==> flow/design.v <==
module ALU (
    input Clk,
    input Reset,
    input [7:0] operand_A, operand_B,
    input [3:0] Sel,
    output [7:0] Out,
    output [3:0] Flag);
    reg [7:0] Result;
    reg [3:0] FlagCpy;
    reg [7:0] nResult;
    reg [3:0] nFlag;
    reg [8:0] extendResult;
    reg [15:0] extendResult1;
    assign Out = Result;
    assign Flag = FlagCpy;
    always @(*)
    begin
        nResult = Result;
        nFlag = FlagCpy;
        extendResult = 9'd0;
        extendResult1 = 16'd0;
        case(Sel)
            4'h0:
                begin
                    extendResult = operand_A + operand_B;
                    if(extendResult >> 8 == 1)
                        nFlag = nFlag | 4'b0010;
                    else
                        nResult = extendResult[7:0];
                end
            4'h1:
                begin
                    if(operand_A < operand_B)
                        nFlag = nFlag | 4'b1000;
                    else
                        nResult = operand_A - operand_B;
                end
            4'h2:
                begin
                    extendResult1 = operand_A * operand_B;
                    if(extendResult1 >> 8 != 0)
                        nFlag = nFlag | 4'b0100;
                    else
                        nResult = operand_A * operand_B;
                    if(nResult == 0)
                        nFlag = nFlag | 4'b0001;
                end
            4'h3:
                begin
                    if(operand_A < operand_B)
                        nFlag = nFlag | 4'b1000;
                    else if(operand_B == 0)
                        nResult = 8'hFF;
                    else
                        nResult = operand_A / operand_B;
                    if(nResult == 0)
                        nFlag = nFlag | 4'b0001;
                end
            4'h4:
                begin
                extendResult1 = operand_A << operand_B;
                if(operand_B > 8 || (operand_A==1&&operand_B==8))
                    nFlag = nFlag | 4'b0010;
                else
                    begin
                    extendResult1 = operand_A << operand_B;
                    if(extendResult1 << 8 != 0)
                        nFlag = nFlag | 4'b0010;
                    else
                        nResult = operand_A << operand_B;
                    end
                if(nResult == 0)
                    nFlag = nFlag | 4'b0001;
                end
            4'h5:
                begin
                nResult = operand_A >> operand_B;
                if(nResult == 0)
                    nFlag = nFlag | 4'b0001;
                if(operand_B > 8 || (operand_B == 8 && operand_A==1) || (operand_B==7&&(operand_A == 2 || operand_A==3)) || operand_B==6&&(operand_A<=7&&operand_A>=4) || operand_B==5&&(operand_A<=15&&operand_A>=8) || operand_B==4&&(operand_A<=31&&operand_A>=16))
                    nFlag = nFlag | 4'b1000;
                end
            4'h6:
                begin
                nResult = operand_A & operand_B;
                if(nResult == 0)
                    nFlag = nFlag | 1;
                end
            4'h7:
                begin
                nResult = operand_A | operand_B;
                if(nResult == 0)
                    nFlag = nFlag | 1;
                end
            4'h8:
                begin
                nResult = operand_A ^ operand_B;
                if(nResult == 0)
                    nFlag = nFlag | 1;
                end
            4'h9:
                begin
                nResult = ~(operand_A ^ operand_B);
                if(nResult == 0)
                    nFlag = nFlag | 1;
                end
            4'hA:
                begin
                nResult = ~(operand_A & operand_B);
                if(nResult == 0)
                    nFlag = nFlag | 1;
                end
            4'hB:
                begin
                nResult = ~(operand_A | operand_B);
                if(nResult == 0)
                    nFlag = nFlag | 1;
                end
            default:
                nResult = 8'h00;
        endcase
    end
    always @(posedge Clk, posedge Reset)
    begin
        if(Reset) begin
            Result <= 8'h00;
            FlagCpy <= 4'b0000;
        end else begin
            Result <= nResult;
            FlagCpy <= nFlag;
        end
    end
endmodule
Step by step through the tools: ALU
What the tools print for ALU, step after step.
Lines are those of the file above, counted from 1.
Cell names lack the library's common part.
Not given: -
- top: ALU
- clock input: Clk
- library: sky130hd
- corner: tt_025C_1v80

Elaborated design
Yosys after proc, flatten, opt, wreduce and memory -nomap, before mapping. Memory bits, and registers merged into a memory's read port (data or address), are not among the register bits. Print and check cells are not counted.
- input bits: 22
- flip-flop bits (word level) at 12
- noted eq/ne operators: 31
- shift operators at 3
- div/mod/pow operators: 1
- noted magnitude comparators: 8
- reductions and logical operators: 36
- add/sub/neg operators at 2
- bitwise gates (word level): 13
- noted multipliers: 2
- noted mux-type cells: 28
- operators with widths (cell ; count):
    multiplier 8 x 8 -> 16 bit ; 1
    parallel mux 8 bit (select 12 bit) ; 1
    logical NOT 8 bit ; 11
    two-way mux 8 bit ; 10
    nonzero test 32 bit ; 2
    divider 8 x 8 -> 8 bit ; 1
    multiplier 8 x 8 -> 8 bit ; 1
    parallel mux 4 bit (select 12 bit) ; 1
    == test 8 x 3 -> 1 bit with constant B ; 4
    != test 2 bit with constant B ; 12
    inverter 8 bit ; 3
    == test 4 x 3 -> 1 bit with constant B ; 4
    == test 4 bit with constant B ; 4
    == test 8 x 2 -> 1 bit with constant B ; 2
    << shifter 8 x 8 -> 16 bit ; 1
    AND reduction 8 bit ; 2
    nonzero test 11 bit ; 1
    AND reduction 10 bit ; 1
    two-way mux 1 bit ; 10
    adder 8 x 8 -> 9 bit ; 1
    AND reduction 9 bit ; 1
    logical AND 1 bit ; 8
    == test 4 x 2 -> 1 bit with constant B ; 2
    == test 8 x 1 -> 1 bit with constant B ; 1
    greater-or-equal comparator 8 x 3 -> 1 bit with constant B ; 1
    <= comparator 8 x 3 -> 1 bit with constant B ; 1
    greater-or-equal comparator 8 x 4 -> 1 bit with constant B ; 1
    greater-than comparator 8 x 4 -> 1 bit with constant B ; 1
Not listed: further kinds 21, cells in them 35.

Depth
Depth = most cells in a row (Yosys ltp): at word level without a register or memory, in the mapped netlist without a sequential cell, where the memories' decode and read muxes count.
- noted word-level depth: 9
- ABC_AREA at 0
- noted gate-level depth with buffers: 55
- gate-level depth less buffers: 51

Synthesis result
Yosys stat after the flow's synthesis: flattened, memories mapped to cells. It holds for the ABC_AREA given above (unset counts as 0); a run with the other value may have another netlist.
The area totals of this step are shown rounded.
- cell types (type ; count ; area in all (um^2)):
    ha_1 ; 100 ; 1251.2
    fa_1 ; 38 ; 760.73
    nor2_1 ; 115 ; 431.664
    inv_1 ; 81 ; 304.042
    dfrtp_1 ; 12 ; 300.288
    a21oi_1 ; 53 ; 265.254
    nand2_1 ; 56 ; 210.202
    nor3_1 ; 36 ; 180.173
    o21ai_0 ; 35 ; 175.168
    mux2i_1 ; 17 ; 170.163
    xnor2_1 ; 16 ; 140.134
    mux2_2 ; 12 ; 135.13
    clkbuf_1 ; 34 ; 127.622
    o21a_1 ; 15 ; 112.608
    nand2b_1 ; 16 ; 100.096
    a221o_1 ; 9 ; 90.086
    xor2_1 ; 10 ; 87.584
    a2111oi_4 ; 3 ; 82.579
Not listed: further types 69, cells in them 223.
- mapped flip-flops: 12
- noted mapped area: 0.00659 mm^2
- sequential area: 0.0003 mm^2
- buffer cells at 45
- mapped cells at 881

Path before layout
Source: OpenSTA report_checks on the synthesized netlist (no wires, ideal clock, input and output delay 20% of the period each), path of least setup slack; recovery checks are left aside. Register names are those of the netlist, which keeps one name where synthesis merged equal registers.
- path type: input to register
- start point: input port operand_B[0]
- end point: register Result[0]
- delay of the path at 11456 ps
- required time: 13374 ps
- noted arrival: 14030 ps
- setup time: 126 ps
- noted slack: -656 ps
- buffers on the path: 5
- period: 13500 ps
- stages on the path at 51
- synthesis period reached: 14156 ps
"delay of the path" is the arrival time less input delay plus setup time.
"stages on the path" counts driving pins, that of a launching flip-flop among them; a cell with two outputs on the path counts twice.
"synthesis period reached" = period - worst setup slack (recovery checks aside). The figure is calculated, with input and output delays left at 20% of the set period.
- cells stage by stage: buf_6 > clkbuf_1 > buf_2 > inv_1 > ha_1 > and4_1 > nor2_1 > ha_1 > or4b_4 > a2111oi_4 > a221oi_2 > ha_1 > o21a_1 > o21a_1 > mux2i_1 > ha_1 > o21a_1 > o21a_1 > [15 not listed] > nor3_1 > a21o_1 > ha_1 > nor3_1 > a211oi_1 > and4_1 > a2111oi_0 > or2_2 > clkbuf_1 > mux2_2 > ha_1 > a21oi_1 > nand3_1 > o21ai_0 > a21oi_1 > a221oi_1 > nor2_1 > a221o_1
- RTL lines, path post-synthesis (element ; RTL line ; source):
    start: declaration ; 4 ; input [7:0] operand_A, operand_B,
    end: assignment ; 126 ; Result <= 8'h00;
    end: assignment ; 129 ; Result <= nResult;
    end: declaration ; 8 ; reg [7:0] Result;
No chain of elaborated cells between the ends is given.

Path in the finished layout
Path of least setup slack in the final report of run 1 (OpenROAD, finished layout, wires in). Where an end is a register, its clock arrival counts in the times.
The report prints the path's times to 10 ps; the period is as set.
- path type: input to register
- start point: input port operand_B[2]
- end point: register FlagCpy[0]
- setup time: 100 ps
- stages on the path at 49
- noted arrival: 13720 ps
- period: 13500 ps
- noted slack: -70 ps
- buffers on the path: 5
- required time: 13650 ps
- cells stage by stage: clkdlybuf4s50_1 > nor2_1 > nand2_1 > nor2_1 > a21oi_1 > nor2_1 > ha_1 > or4b_4 > a2111oi_4 > a221oi_2 > ha_1 > o21a_1 > o21a_1 > mux2i_2 > ha_1 > o21a_1 > o21a_1 > nor2_2 > [13 not listed] > buf_4 > o21a_1 > mux2_2 > ha_1 > and4_1 > a2111oi_4 > or2_4 > mux2_2 > ha_1 > a21oi_1 > nand3_1 > o21ai_0 > buf_4 > a21oi_1 > buf_4 > nor3_1 > a31oi_1 > a311oi_1
- RTL lines, path after layout (element ; RTL line ; source):
    start: declaration ; 4 ; input [7:0] operand_A, operand_B,
    end: assignment ; 127 ; FlagCpy <= 4'b0000;
    end: assignment ; 130 ; FlagCpy <= nFlag;
    end: declaration ; 9 ; reg [3:0] FlagCpy;
No chain of elaborated cells between the ends is given.

==> runs of ALU <==
Flow measurements of ALU on sky130hd: 3 stored runs with different settings, listed in no order. Input and output delays are each 20% of the period that was set; the output load is 0.01 pF.
"reached clock period" = clock period - worst setup slack. The figure is calculated, with input and output delays left at 20% of the set period.
Results are given in rounded form.

Run 1

==> flow/run.sh <==
#!/bin/bash
# the make line also repeats the synthesis and layout settings of config.mk as NAME=value (left out here)
make -C /OpenROAD-flow-scripts/flow DESIGN_CONFIG=/design/flow/config.mk WORK_HOME=/design/flow/orfs CLKGATE_MAP_FILE= finish
==> flow/config.mk <==
export PLATFORM = sky130hd
export DESIGN_NAME = ALU
export DESIGN_NICKNAME = ALU
export VERILOG_FILES = /design/flow/design.v
export SDC_FILE = /design/flow/constraint.sdc
export NUM_CORES = 4
export LEC_CHECK = 0
export CAP_MARGIN = 10
export CELL_PAD_IN_SITES_GLOBAL_PLACEMENT = 0
export CORE_ASPECT_RATIO = 0.61
export CORE_MARGIN = 10
export CORE_UTILIZATION = 40
export CTS_CLUSTER_DIAMETER = 262
export GPL_ROUTABILITY_DRIVEN = 1
export MIN_ROUTING_LAYER = met2
export PLACE_DENSITY = 0.56
export SETUP_SLACK_MARGIN = -0.73
export SLEW_MARGIN = 40
==> flow/constraint.sdc <==
create_clock -name core_clock -period 13.5 [get_ports {Clk}]
set_input_delay 2.7000 -clock core_clock [delete_from_list [all_inputs] [get_ports {Clk}]]
set_output_delay 2.7000 -clock core_clock [all_outputs]
set_load 0.01 [all_outputs]

Measured in run 1:
- reached clock period at 13,573 ps
- worst hold slack: 471 ps
- area of the die at 0.0222 mm^2
- noted the setup slack of the critical path: -73 ps
- standard-cell area after layout: 0.0079 mm^2
- area of the synthesized netlist at 0.00659 mm^2

Run 2

==> flow/run.sh <==
#!/bin/bash
# the make line also repeats the synthesis and layout settings of config.mk as NAME=value (left out here)
make -C /OpenROAD-flow-scripts/flow DESIGN_CONFIG=/design/flow/config.mk WORK_HOME=/design/flow/orfs CLKGATE_MAP_FILE= finish
==> flow/config.mk <==
export PLATFORM = sky130hd
export DESIGN_NAME = ALU
export DESIGN_NICKNAME = ALU
export VERILOG_FILES = /design/flow/design.v
export SDC_FILE = /design/flow/constraint.sdc
export NUM_CORES = 4
export LEC_CHECK = 0
export ABC_AREA = 1
export CAP_MARGIN = 10
export CELL_PAD_IN_SITES_GLOBAL_PLACEMENT = 0
export CORE_ASPECT_RATIO = 0.61
export CORE_MARGIN = 10
export CORE_UTILIZATION = 57
export CTS_CLUSTER_DIAMETER = 262
export GPL_ROUTABILITY_DRIVEN = 1
export MIN_ROUTING_LAYER = met2
export PLACE_DENSITY = 0.56
export SETUP_SLACK_MARGIN = -0.73
export SLEW_MARGIN = 40
==> flow/constraint.sdc <==
create_clock -name core_clock -period 13.5 [get_ports {Clk}]
set_input_delay 2.7000 -clock core_clock [delete_from_list [all_inputs] [get_ports {Clk}]]
set_output_delay 2.7000 -clock core_clock [all_outputs]
set_load 0.01 [all_outputs]

Run 2: unfinished; error GRT-0116 in routing.

Run 3

==> flow/run.sh <==
#!/bin/bash
# the make line also repeats the synthesis and layout settings of config.mk as NAME=value (left out here)
make -C /OpenROAD-flow-scripts/flow DESIGN_CONFIG=/design/flow/config.mk WORK_HOME=/design/flow/orfs CLKGATE_MAP_FILE= finish
==> flow/config.mk <==
export PLATFORM = sky130hd
export DESIGN_NAME = ALU
export DESIGN_NICKNAME = ALU
export VERILOG_FILES = /design/flow/design.v
export SDC_FILE = /design/flow/constraint.sdc
export NUM_CORES = 4
export LEC_CHECK = 0
export ABC_AREA = 0
export CAP_MARGIN = 15
export CORE_ASPECT_RATIO = 1.51
export CORE_MARGIN = 7
export CORE_UTILIZATION = 36
export CTS_CLUSTER_DIAMETER = 112
export GPL_ROUTABILITY_DRIVEN = 0
export MAX_ROUTING_LAYER = met5
export PLACE_DENSITY_LB_ADDON = 0.3
export SETUP_SLACK_MARGIN = -0.52
export SLEW_MARGIN = 20
export TNS_END_PERCENT = 50
==> flow/constraint.sdc <==
create_clock -name core_clock -period 7.61 [get_ports {Clk}]
set_input_delay 1.5220 -clock core_clock [delete_from_list [all_inputs] [get_ports {Clk}]]
set_output_delay 1.5220 -clock core_clock [all_outputs]
set_load 0.01 [all_outputs]

Measured in run 3:
- reached clock period at 11,254 ps
- worst hold slack: 452 ps
- area of the die at 0.0224 mm^2
- noted the setup slack of the critical path: -3,640 ps
- standard-cell area after layout: 0.00864 mm^2
- area of the synthesized netlist at 0.00659 mm^2
